==> flow/design.v <==
`timescale 1ns / 1ps
module stages_rotation #(parameter data_width=16,angle_width=16,cordic_steps=16,stage_number=1)(
    input clk,
    input nreset,
    input enable,
    input signed [data_width-1:0] x_vec_in,
    input signed [data_width-1:0] y_vec_in,
    input signed [angle_width-1:0]angle_in,
    input signed [angle_width-1:0]target_angle,
    output signed [data_width-1:0] x_vec_out,
    output signed [data_width-1:0] y_vec_out,
    output reg signed [angle_width-1:0]angle_out,
    output reg signed [angle_width-1:0]target_angle_out,
    output reg done
    );
    wire signed [angle_width-1:0] atan [cordic_steps-1:0];
    assign atan[0] = 20'h02000; 
    assign atan[1] = 20'h012E4;
    assign atan[2] = 20'h009FB;
    assign atan[3] = 20'h00511;
    assign atan[4] = 20'h0028B;
    assign atan[5] = 20'h00145;
    assign atan[6] = 20'h000A2;
    assign atan[7] = 20'h00051;
    assign atan[8] = 20'h00028;
    assign atan[9] = 20'h00014;
    assign atan[10] = 20'h0000A;
    assign atan[11] = 20'h00005;
    assign atan[12] = 20'h00002;
    assign atan[13] = 20'h00001;
    assign atan[14] = 20'h00000;
    assign atan[15] = 20'h00000;
    reg signed [data_width-1:0]x_temp_out,y_temp_out;
    assign x_vec_out = x_temp_out;
    assign y_vec_out = y_temp_out;
    always @(posedge clk) begin
        if (~nreset) begin
            x_temp_out <= $signed({data_width{1'b0}});
            y_temp_out <= $signed({data_width{1'b0}});
				angle_out <= 0;
            done <= 1'b0;
        end
        else begin
            if (enable) begin
                if ($signed(target_angle) <= $signed(angle_in)) begin
                    x_temp_out <= x_vec_in + (y_vec_in>>>(stage_number-1));
                    y_temp_out <= y_vec_in - (x_vec_in>>>(stage_number-1));
                    angle_out <= angle_in - atan[stage_number-1];
                end
                else begin
                    x_temp_out <= x_vec_in - (y_vec_in>>>(stage_number-1));
                    y_temp_out <= y_vec_in + (x_vec_in>>>(stage_number-1));
                    angle_out <= angle_in + atan[(stage_number-1)];
                end
                target_angle_out <= target_angle;
                done <= 1'b1;
            end
            else begin
                x_temp_out <= $signed({data_width{1'b0}});
                y_temp_out <= $signed({data_width{1'b0}});
					 angle_out <= 0;
                done <= 1'b0;
            end
        end
    end
endmodule
`timescale 1ns / 1ps
module cordic_rotation_top#(parameter data_width=16,cordic_steps=16,angle_width=20)(
    input clk,
    input nreset,
    input enable,
    input signed [data_width-1:0] x_vec_in,
    input signed [data_width-1:0] y_vec_in,
    input [angle_width-1:0] target_angle,
    output wire signed  [data_width-1:0] x_vec_out,
    output wire signed  [data_width-1:0] y_vec_out,
    output reg done
    );
    wire signed [data_width-1:0] x [0:cordic_steps-1];
    wire signed [data_width-1:0] y [0:cordic_steps-1];
    wire signed [angle_width-1:0] angle_stages [0:cordic_steps-1];
    wire [1:cordic_steps] status;
	 reg signed [data_width-1+16:0] temp_x_vec_out,temp_y_vec_out;
	 wire done_last_stage;
	 reg signed [data_width-1:0] temp_x_vec_in,temp_y_vec_in;
	 reg [angle_width-1:0]temp_t_ang;
	 wire signed [angle_width-1:0] temp_target_angle [0:cordic_steps-1];
	 reg temp_enable;
	 always @(posedge clk) begin
		if(~nreset) begin
			temp_x_vec_in <= {data_width{1'b0}};
			temp_y_vec_in <= {data_width{1'b0}};
			temp_t_ang <= {angle_width{1'b0}};
			temp_enable <= 1'b0;
		end
		else begin
			if (enable) begin
				temp_enable <= 1'b1;				
				if ($signed(target_angle)>=$signed(20'h04000)) begin
				    if ($signed(target_angle)>=$signed(20'h08000)) begin
				        if ($signed(target_angle)>=$signed(20'h0C000)) begin
				            temp_x_vec_in <= x_vec_in;
                            temp_y_vec_in <= y_vec_in;
                            temp_t_ang <= $signed(target_angle) - $signed(20'h10000);
   				        end
				        else begin
				            temp_x_vec_in <= -x_vec_in;
                            temp_y_vec_in <= -y_vec_in;
                            temp_t_ang <= $signed(target_angle) - $signed(20'h08000);
				        end
				    end
				    else begin
                        temp_x_vec_in <= -x_vec_in;
                        temp_y_vec_in <= -y_vec_in;
                        temp_t_ang <= $signed(target_angle) - $signed(20'h08000);
  				    end
				end
                else if ($signed(target_angle)<=$signed(-20'h04000)) begin
                    if ($signed(target_angle)<=$signed(-20'h08000)) begin
                        if ($signed(target_angle)<=$signed(-20'h0C000)) begin
				            temp_x_vec_in <= x_vec_in;
                            temp_y_vec_in <= y_vec_in;
                            temp_t_ang <= $signed(target_angle) + $signed(20'h10000);
                        end
                        else begin
				            temp_x_vec_in <= -x_vec_in;
                            temp_y_vec_in <= -y_vec_in;
                            temp_t_ang <= $signed(target_angle) + $signed(20'h08000);
                        end
                    end
                    else begin
                        temp_x_vec_in <= -x_vec_in;
                        temp_y_vec_in <= -y_vec_in;
                        temp_t_ang <= $signed(target_angle) + $signed(20'h08000);
                    end
                end
				else begin
					temp_x_vec_in <= x_vec_in;
					temp_y_vec_in <= y_vec_in;
					temp_t_ang <= $signed(target_angle);
				end
			end
			else begin
				temp_enable <= 1'b0;
				temp_x_vec_in <= {data_width{1'b0}};
				temp_y_vec_in <= {data_width{1'b0}};
				temp_t_ang <= {angle_width{1'b0}};
			end
		end
	 end
    assign status[1] = temp_enable;
    assign x[0] = temp_x_vec_in;
    assign y[0] = temp_y_vec_in;
    assign angle_stages[0] = {angle_width{1'b0}};
    assign temp_target_angle[0] = temp_t_ang;
    genvar i;
    generate
        for (i=1;i<cordic_steps-1;i=i+1) begin:gen_rotation
            stages_rotation #(
                .data_width(data_width),
                .angle_width(angle_width),
                .cordic_steps(cordic_steps),
                .stage_number(i)
                )
            first(
                .clk(clk),
                .nreset(nreset),
                .enable(status[i]),
                .x_vec_in(x[i-1]),
                .y_vec_in(y[i-1]),
                .angle_in(angle_stages[i-1]),
                .target_angle(temp_target_angle[i-1]),
                .x_vec_out(x[i]),
                .y_vec_out(y[i]),
                .angle_out(angle_stages[i]),
                .target_angle_out(temp_target_angle[i]),
                .done(status[i+1])
                );
        end
    endgenerate
    stages_rotation #(
        .data_width(data_width),
        .angle_width(angle_width),
        .cordic_steps(cordic_steps),
        .stage_number(cordic_steps-1)
        )
    last(
        .clk(clk),
        .nreset(nreset),
        .enable(status[cordic_steps-1]),
        .x_vec_in(x[cordic_steps-2]),
        .y_vec_in(y[cordic_steps-2]),
        .angle_in(angle_stages[cordic_steps-2]),
        .target_angle(temp_target_angle[cordic_steps-2]),
        .x_vec_out(x[cordic_steps-1]),
        .y_vec_out(y[cordic_steps-1]),
        .angle_out(angle_stages[cordic_steps-1]),
        .target_angle_out(temp_target_angle[cordic_steps-1]),
        .done(done_last_stage)
        );
    reg counter;
	assign x_vec_out = temp_x_vec_out[data_width+7:8];
	assign y_vec_out = temp_y_vec_out[data_width+7:8];
	 always @(posedge clk) begin
        if (~nreset) begin
            done <= 1'b0;
        end
        else begin
            done <= done_last_stage;
            if (done_last_stage) begin
                    temp_x_vec_out <= $signed(x[cordic_steps-1])*$signed(16'b0000000010011011);
                    temp_y_vec_out <= $signed(y[cordic_steps-1])*$signed(16'b0000000010011011);
            end
        end
    end
endmodule
==> reports on cordic_rotation_top <==
# From RTL to reports: cordic_rotation_top

Each step is given for the RTL above and for the edited RTL.
"before" refers to lines of the RTL above, "after" to lines of the edited file.
"difference": "after" minus "before" as printed here. "relative change": 100 x difference / "before".
Operators carry their Yosys type and port widths (W data, S select, Z words).
Cell names lack the library's common part.
A cell with n/a has no value.

Top module: cordic_rotation_top
Clock input: clk
Cell library: sky130hd
Corner: tt_025C_1v80

# Diff

The edit as a unified diff against the file above.
The edit is scripted: it alters the design's behaviour and was not made to optimise anything.

```diff
@@ -208,5 +208,5 @@
         else begin
             done <= done_last_stage;
-            if (done_last_stage) begin
+            begin
                     temp_x_vec_out <= $signed(x[cordic_steps-1])*$signed(16'b0000000010011011);
                     temp_y_vec_out <= $signed(y[cordic_steps-1])*$signed(16'b0000000010011011);
```

# After elaboration

Source: Yosys, flattened and elaborated. Widths are those after wreduce. Registers that Yosys merges into a memory's read port (data or address) are not register bits. Print and check cells do not count. Equal cells are merged and count once.

Word-level totals:

| item                    | before | after | difference | relative change (%) |
| bits in registers       | 1157   | 1157  | 0          | 0.00 |
| input bits              | 55     | 55    | 0          | 0.00 |
| cells after elaboration | 289    | 288   | -1         | -0.35 |

Operators by class:

| item                             | before | after | difference | relative change (%) |
| add/sub/neg operators            | 91     | 91    | 0          | 0.00 |
| multipliers                      | 2      | 2     | 0          | 0.00 |
| magnitude comparators            | 21     | 21    | 0          | 0.00 |
| mux-type cells                   | 78     | 78    | 0          | 0.00 |
| reductions and logical operators | 17     | 16    | -1         | -5.88 |

Operators with widths:

| operator          | before | after | difference | relative change (%) |
| $reduce_and A2 Y1 | 17     | 16    | -1         | -5.88 |

Operator kinds equal on both sides are left out: 72.

# Longest topological paths

Longest topological path by Yosys (ltp), each cell counted once; first at word level (registers and memories cut), then after technology mapping (sequential cells cut; the memories' decode and read muxes count).

Logic depth:

| item                         | before | after | difference | relative change (%) |
| depth after elaboration      | 5      | 5     | 0          | 0.00 |
| ABC_AREA                     | 0      | 0     | n/a        | n/a |
| depth in mapped cells        | 28     | 27    | -1         | -3.57 |
| depth with buffers taken out | 27     | 26    | -1         | -3.70 |

# Synthesis result

The flow's flattened synthesis, as Yosys stat reports it; memories are mapped. The netlist is that of the ABC_AREA named above (0 if unset); the other value can give another one.

Mapped netlist:

| item                    | before  | after   | difference | relative change (%) |
| cell count              | 8108    | 8329    | +221       | +2.73 |
| chip area (Yosys) (µm²) | 73810.8 | 75165.8 | +1355.0    | +1.84 |
| flip-flop cells         | 1109    | 1109    | 0          | 0.00 |
| buffers                 | 163     | 170     | +7         | +4.29 |

Cells by type:

| type      | before | after | difference | relative change (%) |
| nand2_1   | 355    | 445   | +90        | +25.35 |
| a21oi_1   | 487    | 556   | +69        | +14.17 |
| nor2_1    | 1044   | 997   | -47        | -4.50 |
| o21ai_0   | 378    | 340   | -38        | -10.05 |
| nand3_1   | 84     | 121   | +37        | +44.05 |
| nor3_1    | 286    | 319   | +33        | +11.54 |
| a21o_1    | 251    | 218   | -33        | -13.15 |
| a31oi_1   | 75     | 42    | -33        | -44.00 |
| nor2b_1   | 116    | 85    | -31        | -26.72 |
| o41ai_1   | 58     | 32    | -26        | -44.83 |
| o21bai_1  | 81     | 105   | +24        | +29.63 |
| a41oi_1   | 7      | 25    | +18        | +257.14 |
| and3_1    | 116    | 133   | +17        | +14.66 |
| o2111ai_1 | 3      | 20    | +17        | +566.67 |
| inv_1     | 770    | 786   | +16        | +2.08 |
| xnor2_1   | 450    | 434   | -16        | -3.56 |
| clkbuf_1  | 149    | 134   | -15        | -10.07 |
| a2111o_1  | 0      | 15    | +15        | n/a |

Cell types equal on both sides are left out: 14.
Not every row of either side is listed.
The figures by module come from a second, unflattened synthesis with its own total; it is not the netlist above.

Unflattened totals:

| item                                          | before  | after   | difference | relative change (%) |
| cell total of the unflattened synthesis       | 9079    | 9097    | +18        | +0.20 |
| area total of the unflattened synthesis (µm²) | 81801.0 | 81857.3 | +56.3      | +0.07 |

Rows give one instance, submodules left out.

By module, before:

| module              | instances | cells | area (µm²) | sequential area (µm²) |
| cordic_rotation_top | 1         | 815   | 7936.4     | 2042.0 |
| stages_rotation     | 1         | 608   | 5096.1     | 1641.6 |
| stages_rotation     | 1         | 578   | 5083.6     | 1661.6 |
| stages_rotation     | 1         | 581   | 5068.6     | 1661.6 |
| stages_rotation     | 1         | 555   | 5066.1     | 1661.6 |
| stages_rotation     | 1         | 561   | 5063.6     | 1661.6 |
| stages_rotation     | 1         | 564   | 5057.4     | 1661.6 |
| stages_rotation     | 1         | 585   | 5026.1     | 1661.6 |
| stages_rotation     | 1         | 554   | 5006.1     | 1661.6 |
| stages_rotation     | 1         | 558   | 4984.8     | 1661.6 |
| stages_rotation     | 1         | 554   | 4946.0     | 1661.6 |
| stages_rotation     | 1         | 548   | 4939.7     | 1661.6 |
| stages_rotation     | 1         | 552   | 4918.5     | 1661.6 |
| stages_rotation     | 1         | 529   | 4882.2     | 1661.6 |

before: Modules not listed: 2.

By module, after:

| module              | instances | cells | area (µm²) | sequential area (µm²) |
| cordic_rotation_top | 1         | 833   | 7992.7     | 2042.0 |
| stages_rotation     | 1         | 608   | 5096.1     | 1641.6 |
| stages_rotation     | 1         | 578   | 5083.6     | 1661.6 |
| stages_rotation     | 1         | 581   | 5068.6     | 1661.6 |
| stages_rotation     | 1         | 555   | 5066.1     | 1661.6 |
| stages_rotation     | 1         | 561   | 5063.6     | 1661.6 |
| stages_rotation     | 1         | 564   | 5057.4     | 1661.6 |
| stages_rotation     | 1         | 585   | 5026.1     | 1661.6 |
| stages_rotation     | 1         | 554   | 5006.1     | 1661.6 |
| stages_rotation     | 1         | 558   | 4984.8     | 1661.6 |
| stages_rotation     | 1         | 554   | 4946.0     | 1661.6 |
| stages_rotation     | 1         | 548   | 4939.7     | 1661.6 |
| stages_rotation     | 1         | 552   | 4918.5     | 1661.6 |
| stages_rotation     | 1         | 529   | 4882.2     | 1661.6 |

after: Modules not listed: 2.

# Timing after synthesis

OpenSTA on the mapped netlist: ideal clock, no wires. The path of least setup slack (recovery checks aside). Input and output delay are each 20% of the period. Register names are those of the netlist, which keeps one name where synthesis merged equal registers.

Path after synthesis:

| item                              | before                                         | after                                         | difference | relative change (%) |
| kind                              | reg2reg                                        | reg2reg                                       | n/a        | n/a |
| start point                       | register (name not given)                      | register (name not given)                     | n/a        | n/a |
| end point                         | register gen_rotation[12].first.x_temp_out[15] | register gen_rotation[5].first.x_temp_out[14] | n/a        | n/a |
| clock period (ps)                 | 6000                                           | 6000                                          | 0          | 0.00 |
| setup time (ps)                   | 128                                            | 128                                           | 0          | n/a |
| launch time at the first pin (ps) | 0                                              | 0                                             | 0          | n/a |
| data arrival time (ps)            | 5577                                           | 5292                                          | -285       | -5.11 |
| data required time (ps)           | 5872                                           | 5872                                          | 0          | 0.00 |
| path slack (ps)                   | 295                                            | 580                                           | +285       | n/a |
| delay of the path (ps)            | 5705                                           | 5420                                          | -285       | -5.00 |
| stages on the path                | 27                                             | 26                                            | -1         | -3.70 |
| synthesis period reached (ps)     | 5705                                           | 5420                                          | -285       | -5.00 |

"delay of the path" = arrival - input delay + setup time.
"stages on the path": output pins that drive a net of the path, with the launching flip-flop's if there is one; two outputs of one cell count as two.
"synthesis period reached" is the clock period less the worst setup slack; recovery checks do not enter. This is arithmetic on one report: input and output delays are still those of the set period (20% each).
The rows between start and end are the longest chain of elaborated cells between them; the timing report does not say that the signal goes this way. Where chains are equally long, one stands for them.
A line is the first line of the expression or statement that the cell stems from. Yosys adds cells for indexed reads and writes and turns some case tables into memories.
At most two assigning lines are given for a register; there are more.

On the way, after synthesis, before:
Path through: edfxtp_1 > ha_1 > a21o_1 > a21o_1 > a21o_1 > a21o_1 > a221o_1 > a221oi_1 > nor2_1 > a211oi_1 > clkbuf_1 > buf_1 > nand2_1 > o21ai_0 > ha_1 > a21o_1 > a21o_1 > a21o_1 > a21oi_1 > nor2b_1 > o21a_1 > o31a_1 > o41ai_1 > o21ai_0 > a31oi_1 > xnor2_1 > nor2_1
Length of the longest elaborated chain: 2
Elaborated cells between the ends (all ways): 2
Those cells by class: compare: 1; mux: 1

RTL lines, path after synthesis, before:

| item               | line | source |
| start: declaration | 13   |  |
| start: assignment  | 55   |  |
| $le A20 B20 Y1     | 45   |  |
| $mux W16           | 45   |  |
| end: assignment    | 46   | `x_temp_out <= x_vec_in + (y_vec_in>>>(stage_number-1));` |
| end: assignment    | 51   | `x_temp_out <= x_vec_in - (y_vec_in>>>(stage_number-1));` |
| end: declaration   | 33   | `reg signed [data_width-1:0]x_temp_out,y_temp_out;` |

On the way, after synthesis, after:
Path through: edfxtp_1 > ha_1 > a21o_1 > a21o_1 > a21o_1 > a21o_1 > a221oi_1 > o21a_1 > buf_2 > a31oi_1 > o21ai_1 > clkbuf_1 > nor2_1 > xor2_1 > ha_1 > a21o_1 > a21oi_1 > o21bai_1 > a21oi_1 > o21ai_0 > a21oi_1 > o21bai_1 > a2111o_1 > a41oi_1 > xor2_1 > nor2_1
Length of the longest elaborated chain: 2
Elaborated cells between the ends (all ways): 2
Those cells by class: compare: 1; mux: 1

RTL lines, path after synthesis, after:

| item               | line | source |
| start: declaration | 13   |  |
| start: assignment  | 55   |  |
| $le A20 B20 Y1     | 45   |  |
| $mux W16           | 45   |  |
| end: assignment    | 46   | `x_temp_out <= x_vec_in + (y_vec_in>>>(stage_number-1));` |
| end: assignment    | 51   | `x_temp_out <= x_vec_in - (y_vec_in>>>(stage_number-1));` |
| end: declaration   | 33   | `reg signed [data_width-1:0]x_temp_out,y_temp_out;` |

# Worst path after layout

Path of least setup slack in the final report of each run of pair A (OpenROAD, finished layout, wires in). Where an end is a register, its clock arrival counts in the times.
The report prints the path's times to 10 ps; the period is as set.

Path post-layout:

| item                              | before                                        | after                                          | difference | relative change (%) |
| kind                              | reg2reg                                       | reg2reg                                        | n/a        | n/a |
| start point                       | register (name not given)                     | register (name not given)                      | n/a        | n/a |
| end point                         | register gen_rotation[7].first.x_temp_out[15] | register gen_rotation[13].first.y_temp_out[13] | n/a        | n/a |
| clock period (ps)                 | 5860                                          | 5860                                           | 0          | 0.00 |
| setup time (ps)                   | 120                                           | 100                                            | -20        | n/a |
| launch time at the first pin (ps) | 770                                           | 760                                            | -10        | -1.30 |
| data arrival time (ps)            | 6190                                          | 6170                                           | -20        | -0.32 |
| data required time (ps)           | 6510                                          | 6540                                           | +30        | +0.46 |
| path slack (ps)                   | 320                                           | 370                                            | +50        | n/a |
| stages on the path                | 25                                            | 24                                             | -1         | -4.00 |

The rows between start and end are the longest chain of elaborated cells between them; the timing report does not say that the signal goes this way. Where chains are equally long, one stands for them.
At most two assigning lines are given for a register; there are more.

On the way, post-layout, before:
Path through: edfxtp_1 > ha_1 > a21o_1 > a21o_1 > a21o_1 > a211oi_1 > o21bai_1 > a31oi_1 > mux2_2 > o21ai_2 > clkinvlp_4 > o21ai_0 > ha_1 > a21o_1 > a21o_1 > a21o_1 > a21oi_1 > o21bai_1 > a211oi_1 > nor2_1 > o41ai_1 > o21ai_0 > a31oi_1 > xnor2_1 > nor2_1
Length of the longest elaborated chain: 2
Elaborated cells between the ends (all ways): 2
Those cells by class: compare: 1; mux: 1

RTL lines, path post-layout, before:

| item               | line | source |
| start: declaration | 13   |  |
| start: assignment  | 55   |  |
| $le A20 B20 Y1     | 45   |  |
| $mux W16           | 45   |  |
| end: assignment    | 46   | `x_temp_out <= x_vec_in + (y_vec_in>>>(stage_number-1));` |
| end: assignment    | 51   | `x_temp_out <= x_vec_in - (y_vec_in>>>(stage_number-1));` |
| end: declaration   | 33   | `reg signed [data_width-1:0]x_temp_out,y_temp_out;` |

On the way, post-layout, after:
Path through: edfxtp_1 > ha_2 > nand2_1 > nor4_4 > nand2_1 > o211ai_2 > nor2_1 > xor2_1 > and2_2 > nor2_1 > a21o_1 > inv_1 > ha_1 > nor2b_1 > o21ai_0 > a21boi_0 > o21ai_0 > a211oi_2 > o2111ai_1 > and3_1 > nor3_2 > maj3_1 > a211o_1 > and3_1
Length of the longest elaborated chain: 2
Elaborated cells between the ends (all ways): 2
Those cells by class: compare: 1; mux: 1

RTL lines, path post-layout, after:

| item               | line | source |
| start: declaration | 13   |  |
| start: assignment  | 55   |  |
| $le A20 B20 Y1     | 45   |  |
| $mux W16           | 45   |  |
| end: assignment    | 39   | `y_temp_out <= $signed({data_width{1'b0}});` |
| end: assignment    | 47   | `y_temp_out <= y_vec_in - (x_vec_in>>>(stage_number-1));` |
| end: declaration   | 33   | `reg signed [data_width-1:0]x_temp_out,y_temp_out;` |

# Measured runs

Runs of the flow (Yosys, OpenROAD) on both versions; the two runs of a pair have the same settings. The constraints put input and output delay at 20% of the set period each and load the outputs with 0.01 pF.

Flow settings, pair A:
CORE_UTILIZATION: 40
PLACE_DENSITY: 0.6
period_ns: 5.86
CAP_MARGIN: 20
CORE_MARGIN: 2
SLEW_MARGIN: 20

Final reports, pair A:

| item                                  | before   | after    | difference | relative change (%) |
| Yosys chip area after synthesis (µm²) | 73810.8  | 75165.8  | +1355.0    | +1.84 |
| area of the die (µm²)                 | 187979.0 | 191398.0 | +3419.0    | +1.82 |
| utilization after layout              | 0.45     | 0.447    | -0.003     | n/a |
| smallest setup slack (ps)             | 321      | 371      | +50        | n/a |
| setup TNS (ps)                        | 0        | 0        | 0          | n/a |
| final worst hold slack (ps)           | 428      | 431      | +3         | n/a |
| overall power (W)                     | 0.01752  | 0.017857 | +0.000337  | +1.92 |
| clock period reached (ps)             | 5539     | 5489     | -50        | -0.90 |

Flow settings, pair B:
CAP_MARGIN: 25
CORE_MARGIN: 9
CORE_UTILIZATION: 42
GPL_TIMING_DRIVEN: 0
HOLD_SLACK_MARGIN: -0.0
MAX_ROUTING_LAYER: met5
MIN_ROUTING_LAYER: met1
PLACE_DENSITY_LB_ADDON: 0.11
SLEW_MARGIN: 35
TNS_END_PERCENT: 30
period_ns: 7.32

Final reports, pair B:

| item                                  | before   | after    | difference | relative change (%) |
| Yosys chip area after synthesis (µm²) | 73810.8  | 75165.8  | +1355.0    | +1.84 |
| area of the die (µm²)                 | 191157.0 | 194521.0 | +3364.0    | +1.76 |
| utilization after layout              | 0.471    | 0.471    | 0.000      | n/a |
| smallest setup slack (ps)             | 498      | 611      | +113       | n/a |
| setup TNS (ps)                        | 0        | 0        | 0          | n/a |
| final worst hold slack (ps)           | 437      | 435      | -2         | n/a |
| overall power (W)                     | 0.014047 | 0.014134 | +0.000087  | +0.62 |
| clock period reached (ps)             | 6822     | 6709     | -113       | -1.66 |

By "clock period reached" is meant the clock period of the run minus its worst setup slack. This is arithmetic on one report: input and output delays are still those of the set period (20% each).
"overall power" is the tool's figure for a default switching activity; nothing was simulated.
